==> flow/design.v <==
module LASER (
input CLK,
input RST,
input [3:0] X,
input [3:0] Y,
output reg [3:0] C1X,
output reg [3:0] C1Y,
output reg [3:0] C2X,
output reg [3:0] C2Y,
output reg DONE);
parameter LFSR_WIDTH = 10;
parameter [LFSR_WIDTH-1:0] threshold = 10'd150;
reg [LFSR_WIDTH-1:0] q;  
wire feedback;  
assign feedback = q[9] ^ q[6];
always @(posedge CLK) begin
    if (RST)
        q <= 10'h1;  
    else
        q <= {q[LFSR_WIDTH-2:0], feedback};  
end
wire [3:0] step;
assign step = (q[5])? 4'b0001: 4'b0010;   
reg [1:0] current_state;
reg [1:0] next_state;
parameter  INIT = 0;
parameter READ = 1;
parameter WALK = 2;
parameter OUTPUT = 3;
reg [5:0] cover_prev;  
reg [5:0] cover_current;  
reg [5:0] cover_max;  
reg [5:0] cnt;  
reg [3:0] corX [39:0];  
reg [3:0] corY [39:0];
reg [3:0] x1, y1, x2, y2;  
reg [3:0] tmpX1, tmpY1, tmpX2, tmpY2; 
reg [3:0] dx1, dy1, dx2, dy2;
reg [19:0] round;  
parameter MAX_ROUND = 20'd2000;
parameter [5:0] LAST = 6'd41;  
always @(posedge CLK) begin
  if (current_state == INIT) begin
    corX[cnt] <= X;
    corY[cnt] <= Y;
  end
  if (current_state == READ || next_state == READ) begin
    corX[cnt] <= X;
    corY[cnt] <= Y;
  end
end
always @(*) begin
  if (cnt == 6'd0 || cnt == LAST || next_state == READ || RST) begin
    dx1 = 4'd0; dy1 = 4'd0;
    dx2 = 4'd0; dy2 = 4'd0;
  end
  else if (next_state == WALK) begin
    dx1 = (tmpX1 > corX[cnt-6'd1])? tmpX1 - corX[cnt-6'd1] : corX[cnt-6'd1] - tmpX1;
    dy1 = (tmpY1 > corY[cnt-6'd1])? tmpY1 - corY[cnt-6'd1] : corY[cnt-6'd1] - tmpY1;
    dx2 = (tmpX2 > corX[cnt-6'd1])? tmpX2 - corX[cnt-6'd1] : corX[cnt-6'd1] - tmpX2;
    dy2 = (tmpY2 > corY[cnt-6'd1])? tmpY2 - corY[cnt-6'd1] : corY[cnt-6'd1] - tmpY2;
  end
  else begin
    dx1 = 4'd0; dy1 = 4'd0;
    dx2 = 4'd0; dy2 = 4'd0;
  end
end
always @(posedge CLK) begin
  if (RST)
    current_state <= INIT;
  else
    current_state <= next_state;
end
always @(*) begin
  case (current_state)
    INIT:
      next_state = (RST)? INIT: READ;
    READ:
      next_state = (cnt == 6'd39)? WALK: READ;
    WALK:  
      next_state = (round == MAX_ROUND)? OUTPUT: WALK;
    OUTPUT:
      next_state = INIT;
    default:
      next_state = INIT;
  endcase
end
always @(posedge CLK) begin
  if (RST)
    round <= 0;
  else if (current_state == OUTPUT)
    round <= 0;
  else if (current_state == WALK) begin
    if (cnt == LAST)
      round <= round + 1;
  end
end
always @(posedge CLK) begin
  if (RST) begin
    tmpX2 <= 4'd7; 
  end
  else if (current_state == OUTPUT) begin
    tmpX2 <= 4'd7;
  end
  else if (current_state == WALK && cnt == 6'd0) begin  
    if (q[5]) tmpX2 <= (x2+step < 16)? x2+step : 15; 
    else      tmpX2 <= (x2 > step) ? x2-step : 0;  
  end
end
always @(posedge CLK) begin
  if (RST) begin
    tmpY2 <= 4'd7;
  end
  else if (current_state == OUTPUT) begin
    tmpY2 <= 4'd7;
  end
  else if (current_state == WALK && cnt == 6'd0) begin  
    if (q[9]) tmpY2 <= (y2+step < 16)? y2+step : 15;
    else      tmpY2 <= (y2 > step)? y2-step : 0;  
  end
end
always @(posedge CLK) begin
  if (RST) begin
    tmpX1 <= 4'd7;
  end
  else if (current_state == OUTPUT) begin
    tmpX1 <= 4'd7;
  end
  else if (current_state == WALK && cnt == 6'd0) begin  
    if (q[0]) tmpX1 <= (x1+step < 16)? x1+step : 15;  
    else      tmpX1 <= (x1 > step)? x1-step : 0; 
  end
end
always @(posedge CLK) begin
  if (RST) begin
    tmpY1 <= 4'd7;
  end
  else if (current_state == OUTPUT) begin
    tmpY1 <= 4'd7;
  end
  else if (current_state == WALK && cnt == 6'd0) begin  
    if (q[3]) tmpY1 <= (y1+step < 16)? y1+step : 15; 
    else      tmpY1 <= (y1 > step)? y1-step : 0;  
  end
end
always @(posedge CLK) begin
  if (RST) begin
    x1 <= 4'd0; y1 <= 4'd0;
    x2 <= 4'd8; y2 <= 4'd8;
  end
  else if (current_state == OUTPUT) begin
    x1 <= 4'd0; y1 <= 4'd0;
    x2 <= 4'd8; y2 <= 4'd8;
  end
  else if (current_state == WALK) begin
    if (cnt == LAST) begin
      if(cover_current > cover_prev) begin
        x1 <= tmpX1; y1 <= tmpY1;
        x2 <= tmpX2; y2 <= tmpY2;
      end
      else begin  
        if (q < threshold) begin  
          x1 <= tmpX1; y1 <= tmpY1;
          x2 <= tmpX2; y2 <= tmpY2;
        end
      end
    end
  end
end
always @(posedge CLK) begin
  if (RST)
    cover_prev <= 6'd0;
  else if (current_state == OUTPUT)
    cover_prev <= 6'd0;
  else if (current_state == WALK) begin
    if(cnt == LAST) begin  
      if(cover_current > cover_prev)
        cover_prev <= cover_current;
      else begin  
        if (q < threshold)   
          cover_prev <= cover_current;
      end
    end
  end
end
always @(posedge CLK) begin
  if(RST)
    cover_current <= 6'd0;
  else if(next_state == OUTPUT)   
    cover_current <= 6'd0;
  else if(current_state == WALK) begin
    if(cnt > 0) begin
      if (cnt == LAST)
        cover_current <= 6'd0;
      else begin
        cover_current <= cover_current +
        ((dx1 + dy1 <= 4) || (dx1 == 3 && dy1 == 2) || (dx1 == 2 && dy1 == 3) ||
         (dx2 + dy2 <= 4) || (dx2 == 3 && dy2 == 2) || (dx2 == 2 && dy2 == 3));        
      end
    end
    else 
      cover_current <= 6'd0;
  end
  else
    cover_current <= 6'd0;
end
always @(posedge CLK) begin
  if(RST)
    cover_max <= 6'd0;
  else if(current_state == WALK) begin
    if(cnt == LAST) begin  
      if(cover_current > cover_max)
        cover_max <= cover_current;
    end
  end
  else if(current_state == OUTPUT)
    cover_max <= 0;
  else
    cover_max <= 0;
end
always @(posedge CLK) begin
  if (RST)
    cnt <= 0;
  else if (current_state == OUTPUT || next_state == OUTPUT)
    cnt <= 0;
  else if (next_state == READ)  
    cnt <= cnt + 1;
  else if (current_state == WALK) begin
      cnt <= (cnt == LAST)? 0: cnt+1;
  end
  else
    cnt <= 0;
end
always @(posedge CLK) begin
  if (RST) begin
    C1X <= 4'd7; C1Y <= 4'd7;
    C2X <= 4'd7; C2Y <= 4'd7;
  end
  else if (current_state == WALK) begin
    if(cnt == LAST) begin
      if(cover_current > cover_max) begin
        C1X <= tmpX1; C1Y <= tmpY1;
        C2X <= tmpX2; C2Y <= tmpY2;
      end
    end
  end
end
always @(posedge CLK) begin
  if(RST)
    DONE <= 1'b0;
  else if (next_state == OUTPUT)
    DONE <= 1'b1;
  else
    DONE <= 1'b0;
end
endmodule
Wiki page: LASER / tool data

==> Tool chain data of LASER <==
Each step is given for the RTL above and for the edited RTL.
Lines under "orig" count in the file above, lines under "edited" in the edited file.
"delta" is "edited" less "orig", of the values as shown; "change_rel_pct" is that difference over "orig", in percent.
Operators: Yosys type, input widths -> output width; for muxes data width and select width s.
Library cell names are shortened.
{ "design": {"top": "LASER", "clock_port": "CLK", "cell_library": "sky130hd", "corner": "tt_025C_1v80"} }

==> Edit of the RTL <==
Unified diff, file above to edited file.
A script made this edit. It changes what the design does and was not meant as an optimisation.
begin of diff
@@ -36,5 +36,5 @@
 reg [3:0] x1, y1, x2, y2;  
 reg [3:0] tmpX1, tmpY1, tmpX2, tmpY2; 
-reg [3:0] dx1, dy1, dx2, dy2;
+reg [2:0] dx1, dy1, dx2, dy2;
 reg [19:0] round;  
 parameter MAX_ROUND = 20'd2000;
end of diff

==> Word level <==
Yosys after proc, flatten, opt, wreduce and memory -nomap, before mapping. Memory bits, and registers merged into a memory's read port (data or address), are not among the register bits. Print and check cells are not counted.
Yosys's memory passes give these memory sizes; they may raise the number of words (mostly to a power of two), join words into wider ones and drop unused or constant bits.
{ "op_classes": {"columns": ["item", "orig", "edited", "delta", "change_rel_pct"], "rows": [
  ["addsub", 22, 22, 0, 0.00],
  ["compare", 18, 18, 0, 0.00],
  ["equal", 17, 17, 0, 0.00],
  ["mux", 51, 51, 0, 0.00],
  ["bitwise", 5, 5, 0, 0.00],
  ["n_reduce_logical", 26, 26, 0, 0.00]
]} }
{ "op_table": {"columns": ["operator", "orig", "edited", "delta", "change_rel_pct"], "rows": [
  ["$mux 4", 38, 26, -12, -31.58],
  ["$mux 3", 0, 12, 12, null],
  ["$eq 4x2->1 const B", 8, 0, -8, -100.00],
  ["$sub 4x4->4", 8, 0, -8, -100.00],
  ["$eq 3x2->1 const B", 0, 8, 8, null],
  ["$sub 3x3->3", 0, 8, 8, null],
  ["$add 4x4->5", 2, 0, -2, -100.00],
  ["$le 5x3->1 const B", 2, 0, -2, -100.00],
  ["$add 3x3->4", 0, 2, 2, null],
  ["$le 4x3->1 const B", 0, 2, 2, null]
]} }
Unchanged operator kinds not shown: 32.
{ "bits": {"columns": ["item", "orig", "edited", "delta", "change_rel_pct"], "rows": [
  ["register_bits", 105, 105, 0, 0.00],
  ["ramBits", 320, 320, 0, 0.00],
  ["memories", 2, 2, 0, 0.00],
  ["inputBits", 10, 10, 0, 0.00],
  ["output_inout_bits", 17, 17, 0, 0.00],
  ["wordCells", 161, 161, 0, 0.00]
]} }
{ "mem_list": {"columns": ["item", "orig", "edited"], "rows": [
  ["memory_list", "corX 40x4 r1 w1; corY 40x4 r1 w1", "corX 40x4 r1 w1; corY 40x4 r1 w1"]
]} }

==> Longest topological paths <==
Depth = most cells in a row (Yosys ltp): at word level without a register or memory, in the mapped netlist without a sequential cell, where the memories' decode and read muxes count.
{ "logic_depth": {"columns": ["item", "orig", "edited", "delta", "change_rel_pct"], "rows": [
  ["word_depth", 15, 15, 0, 0.00],
  ["ABC_AREA", "0", "0", null, null],
  ["depth_mapped", 32, 32, 0, 0.00],
  ["mapped_depth_nobuf", 27, 25, -2, -7.41]
]} }

==> Mapped cells and area <==
Yosys stat after the flow's synthesis: flattened, memories mapped to cells. It holds for the ABC_AREA given above (unset counts as 0); a run with the other value may have another netlist.
{ "synth_totals": {"columns": ["item", "orig", "edited", "delta", "change_rel_pct"], "rows": [
  ["stdcells", 1374, 1365, -9, -0.66],
  ["yosys_area_um2", 19401.1, 19307.3, -93.8, -0.48],
  ["sequential_area_um2", 11751.3, 11751.3, 0.0, 0.00],
  ["ff_cells", 427, 427, 0, 0.00],
  ["n_buf", 67, 69, 2, 2.99]
]} }
{ "types": {"columns": ["cell", "orig", "edited", "delta", "change_rel_pct"], "rows": [
  ["nand2_1", 54, 95, 41, 75.93],
  ["o21ai_0", 52, 21, -31, -59.62],
  ["and3_1", 7, 37, 30, 428.57],
  ["nand3_1", 49, 20, -29, -59.18],
  ["mux2i_1", 18, 46, 28, 155.56],
  ["a21oi_1", 57, 32, -25, -43.86],
  ["a211oi_1", 15, 40, 25, 166.67],
  ["o211ai_1", 28, 9, -19, -67.86],
  ["mux4_2", 96, 80, -16, -16.67],
  ["nor2_1", 144, 130, -14, -9.72],
  ["a211o_1", 4, 16, 12, 300.00],
  ["inv_1", 60, 49, -11, -18.33],
  ["ha_1", 72, 62, -10, -13.89],
  ["a21o_1", 3, 11, 8, 266.67],
  ["or3_1", 10, 3, -7, -70.00],
  ["nor2b_1", 33, 39, 6, 18.18],
  ["buf_6", 4, 10, 6, 150.00],
  ["buf_2", 19, 14, -5, -26.32]
]} }
Unchanged cell types not shown: 13.
Not every row of either side is listed.

==> Worst setup path after synthesis <==
Path of least setup slack by OpenSTA after synthesis, without wires, with an ideal clock, recovery checks aside; 20% of the period is set as input and as output delay. Where synthesis merged equal registers, the netlist keeps one of their names.
{ "synth_timing": {"columns": ["item", "orig", "edited", "delta", "change_rel_pct"], "rows": [
  ["path_kind", "flip-flop to flip-flop", "flip-flop to flip-flop", null, null],
  ["start", "register cnt[0]", "register cnt[0]", null, null],
  ["end", "register cover_current[4]", "register cover_current[4]", null, null],
  ["clock_period_ns", 6.0, 6.0, 0.0, 0.00],
  ["setup_ns", 0.121, 0.121, 0.000, null],
  ["launch_ns", 0.000, 0.000, 0.000, null],
  ["t_arrival_ns", 6.400, 6.137, -0.263, -4.11],
  ["t_required_ns", 5.879, 5.879, 0.000, 0.00],
  ["setup_slack_ns", -0.520, -0.258, 0.262, null],
  ["path_delay_ns", 6.521, 6.258, -0.263, -4.03],
  ["path_stages", 32, 33, 1, 3.12],
  ["path_buffers", 6, 10, 4, 66.67],
  ["synth_period_reached_ns", 6.52, 6.258, -0.262, -4.02]
]} }
"path_delay_ns" is the arrival time less input delay plus setup time.
"path_stages" counts driving pins, that of a launching flip-flop among them; a cell with two outputs on the path counts twice.
"synth_period_reached_ns" = period - worst setup slack (recovery checks aside). The figure is calculated, with input and output delays left at 20% of the set period.
Between the ends stands the longest chain of elaborated cells between them, by number of cells; it is not shown to be the way that was timed. Of several equally long chains one is given.
Each line given opens the expression or statement behind the cell; cells for indexed reads and writes are added by Yosys, which also makes memories of some case tables.
At most two assigning lines are given for a register; there are more.
{ "synth_via_orig": {"path_cell_list": "dfxtp_1 -> buf_2 -> buf_6 -> buf_6 -> buf_2 -> inv_1 -> ha_1 -> buf_2 -> clkbuf_1 -> mux4_2 -> mux4_2 -> nor2_1 -> nor3_1 -> ha_1 -> fa_1 -> nand2b_1 -> a221oi_1 -> mux2i_1 -> nor2b_1 -> inv_1 -> fa_1 -> xor2_1 -> a21oi_1 -> nor3_1 -> a32o_1 -> a41oi_1 -> o41ai_2 -> ha_1 -> ha_1 -> nand3_1 -> xor2_1 -> nor2_1", "elab_chain_cells": 15, "cone_cells": 63, "classes_between": "12 x add/sub; 7 x compare; 13 x eq/ne; 14 x mux; 1 x logic; 14 x reduce/logical; 2 x memory"} }
{ "synth_lines_orig": {"columns": ["item", "line", "text"], "rows": [
  ["start: declaration", 33, "reg [5:0] cnt;"],
  ["start: assignment", 227, "cnt <= cnt + 1;"],
  ["start: assignment", 229, "cnt <= (cnt == LAST)? 0: cnt+1;"],
  ["$eq 6x6->1", 79, "next_state = (cnt == 6'd39)? WALK: READ;"],
  ["$mux 2", 79, null],
  ["$pmux 2 s4", 75, "case (current_state)"],
  ["$eq 2x1->1", 53, "if (cnt == 6'd0 || cnt == LAST || next_state == READ || RST) begin"],
  ["$logic_or 1x1->1 x2", 53, null],
  ["$mux 4", 53, null],
  ["$add 4x4->5", 197, "((dx1 + dy1 <= 4) || (dx1 == 3 && dy1 == 2) || (dx1 == 2 && dy1 == 3) ||"],
  ["$le 5x3->1", 197, null],
  ["$logic_or 1x1->1 x5", 197, null],
  ["$add 6x1->6", 196, "cover_current <= cover_current +"],
  ["end: assignment", 194, "cover_current <= 6'd0;"],
  ["end: assignment", 196, null],
  ["end: declaration", 31, "reg [5:0] cover_current;"]
]} }
{ "synth_via_edited": {"path_cell_list": "dfxtp_1 -> buf_6 -> buf_6 -> buf_8 -> buf_6 -> buf_6 -> buf_4 -> inv_1 -> ha_1 -> buf_4 -> buf_2 -> buf_2 -> clkbuf_1 -> mux4_2 -> mux2i_1 -> mux2i_1 -> ha_1 -> fa_1 -> nand2b_1 -> a211oi_1 -> mux2_2 -> a21oi_1 -> nor2_1 -> ha_1 -> xor2_1 -> o21ai_0 -> a21oi_1 -> o21ai_1 -> ha_1 -> ha_1 -> nand3_1 -> xor2_1 -> nor2_1", "elab_chain_cells": 15, "cone_cells": 63, "classes_between": "12 x add/sub; 7 x compare; 13 x eq/ne; 14 x mux; 1 x logic; 14 x reduce/logical; 2 x memory"} }
{ "synth_lines_edited": {"columns": ["item", "line", "text"], "rows": [
  ["start: declaration", 33, "reg [5:0] cnt;"],
  ["start: assignment", 227, "cnt <= cnt + 1;"],
  ["start: assignment", 229, "cnt <= (cnt == LAST)? 0: cnt+1;"],
  ["$eq 6x6->1", 79, "next_state = (cnt == 6'd39)? WALK: READ;"],
  ["$mux 2", 79, null],
  ["$pmux 2 s4", 75, "case (current_state)"],
  ["$eq 2x1->1", 53, "if (cnt == 6'd0 || cnt == LAST || next_state == READ || RST) begin"],
  ["$logic_or 1x1->1 x2", 53, null],
  ["$mux 3", 53, null],
  ["$add 3x3->4", 197, "((dx1 + dy1 <= 4) || (dx1 == 3 && dy1 == 2) || (dx1 == 2 && dy1 == 3) ||"],
  ["$le 4x3->1", 197, null],
  ["$logic_or 1x1->1 x5", 197, null],
  ["$add 6x1->6", 196, "cover_current <= cover_current +"],
  ["end: assignment", 194, "cover_current <= 6'd0;"],
  ["end: assignment", 196, null],
  ["end: declaration", 31, "reg [5:0] cover_current;"]
]} }

==> Path in the finished layout <==
From the final timing report of the runs of pair 1: the path of least setup slack in the routed layout; clock arrival at registers is part of the times.
{ "layout_timing": {"columns": ["item", "orig", "edited", "delta", "change_rel_pct"], "rows": [
  ["path_kind", "flip-flop to flip-flop", "flip-flop to flip-flop", null, null],
  ["start", "register cnt[0]", "register cnt[1]", null, null],
  ["end", "register cover_current[4]", "register cover_current[4]", null, null],
  ["clock_period_ns", 6.0, 6.0, 0.0, 0.00],
  ["setup_ns", 0.11, 0.10, -0.01, null],
  ["launch_ns", 0.57, 0.57, 0.00, 0.00],
  ["t_arrival_ns", 6.24, 6.02, -0.22, -3.53],
  ["t_required_ns", 6.47, 6.43, -0.04, -0.62],
  ["setup_slack_ns", 0.22, 0.40, 0.18, null],
  ["path_stages", 26, 25, -1, -3.85],
  ["path_buffers", 3, 1, -2, -66.67]
]} }
Between the ends stands the longest chain of elaborated cells between them, by number of cells; it is not shown to be the way that was timed. Of several equally long chains one is given.
At most two assigning lines are given for a register; there are more.
{ "layout_via_orig": {"path_cell_list": "dfxtp_4 -> inv_1 -> ha_4 -> buf_4 -> clkbuf_16 -> mux4_2 -> mux4_2 -> nor2_2 -> nor3_1 -> ha_1 -> nor2b_2 -> o311a_4 -> nor2b_4 -> a2111oi_4 -> buf_4 -> fa_1 -> xor2_1 -> o21ai_1 -> a32o_1 -> a41oi_2 -> o41ai_2 -> ha_1 -> ha_1 -> nand3_1 -> xor2_1 -> nor2_1", "elab_chain_cells": 15, "cone_cells": 63, "classes_between": "12 x add/sub; 7 x compare; 13 x eq/ne; 14 x mux; 1 x logic; 14 x reduce/logical; 2 x memory"} }
{ "layout_lines_orig": {"columns": ["item", "line", "text"], "rows": [
  ["start: declaration", 33, "reg [5:0] cnt;"],
  ["start: assignment", 227, "cnt <= cnt + 1;"],
  ["start: assignment", 229, "cnt <= (cnt == LAST)? 0: cnt+1;"],
  ["$eq 6x6->1", 79, "next_state = (cnt == 6'd39)? WALK: READ;"],
  ["$mux 2", 79, null],
  ["$pmux 2 s4", 75, "case (current_state)"],
  ["$eq 2x1->1", 53, "if (cnt == 6'd0 || cnt == LAST || next_state == READ || RST) begin"],
  ["$logic_or 1x1->1 x2", 53, null],
  ["$mux 4", 53, null],
  ["$add 4x4->5", 197, "((dx1 + dy1 <= 4) || (dx1 == 3 && dy1 == 2) || (dx1 == 2 && dy1 == 3) ||"],
  ["$le 5x3->1", 197, null],
  ["$logic_or 1x1->1 x5", 197, null],
  ["$add 6x1->6", 196, "cover_current <= cover_current +"],
  ["end: assignment", 194, "cover_current <= 6'd0;"],
  ["end: assignment", 196, null],
  ["end: declaration", 31, "reg [5:0] cover_current;"]
]} }
{ "layout_via_edited": {"path_cell_list": "dfxtp_1 -> inv_1 -> ha_4 -> buf_4 -> mux4_2 -> and3_1 -> a211oi_1 -> or4_1 -> mux2i_4 -> fa_1 -> nand2b_1 -> a211oi_1 -> mux2_2 -> a21oi_1 -> nor2_1 -> ha_1 -> xor2_1 -> o21ai_0 -> a21oi_1 -> o21ai_1 -> ha_1 -> ha_1 -> nand3_1 -> xor2_1 -> nor2_1", "elab_chain_cells": 15, "cone_cells": 63, "classes_between": "12 x add/sub; 7 x compare; 13 x eq/ne; 14 x mux; 1 x logic; 14 x reduce/logical; 2 x memory"} }
{ "layout_lines_edited": {"columns": ["item", "line", "text"], "rows": [
  ["start: declaration", 33, "reg [5:0] cnt;"],
  ["start: assignment", 227, "cnt <= cnt + 1;"],
  ["start: assignment", 229, "cnt <= (cnt == LAST)? 0: cnt+1;"],
  ["$eq 6x6->1", 79, "next_state = (cnt == 6'd39)? WALK: READ;"],
  ["$mux 2", 79, null],
  ["$pmux 2 s4", 75, "case (current_state)"],
  ["$eq 2x1->1", 53, "if (cnt == 6'd0 || cnt == LAST || next_state == READ || RST) begin"],
  ["$logic_or 1x1->1 x2", 53, null],
  ["$mux 3", 53, null],
  ["$add 3x3->4", 197, "((dx1 + dy1 <= 4) || (dx1 == 3 && dy1 == 2) || (dx1 == 2 && dy1 == 3) ||"],
  ["$le 4x3->1", 197, null],
  ["$logic_or 1x1->1 x5", 197, null],
  ["$add 6x1->6", 196, "cover_current <= cover_current +"],
  ["end: assignment", 194, "cover_current <= 6'd0;"],
  ["end: assignment", 196, null],
  ["end: declaration", 31, "reg [5:0] cover_current;"]
]} }

==> Measured runs <==
Both versions went through the flow (Yosys, OpenROAD) with the same settings in each pair. Constraints: input delay and output delay 20% of the set period each, output load 0.01 pF.
{ "flow_settings_pair_1": {"period_ns": 6.0, "CAP_MARGIN": 20, "CORE_MARGIN": 2, "CORE_UTILIZATION": 40, "SLEW_MARGIN": 20} }
{ "measured_pair_1": {"columns": ["item", "orig", "edited", "delta", "change_rel_pct"], "rows": [
  ["post_synth_area_um2", 19401.1, 19307.3, -93.8, -0.48],
  ["dieArea_um2", 50281.3, 50041.7, -239.6, -0.48],
  ["stdcell_area_um2", 22457.8, 21827.2, -630.6, -2.81],
  ["final_util_frac", 0.469, 0.458, -0.011, null],
  ["final_setup_ws_ns", 0.222, 0.404, 0.182, null],
  ["setup_tns_ns", 0.000, 0.000, 0.000, null],
  ["timing.hold.ws_ns", 0.455, 0.458, 0.003, null],
  ["achieved_clock_period_ns", 5.778, 5.596, -0.182, -3.15]
]} }
"achieved_clock_period_ns": clock period set for the run, less the worst setup slack. It is reckoned from that one timing run; input and output delays stay at 20% of the period that was set.
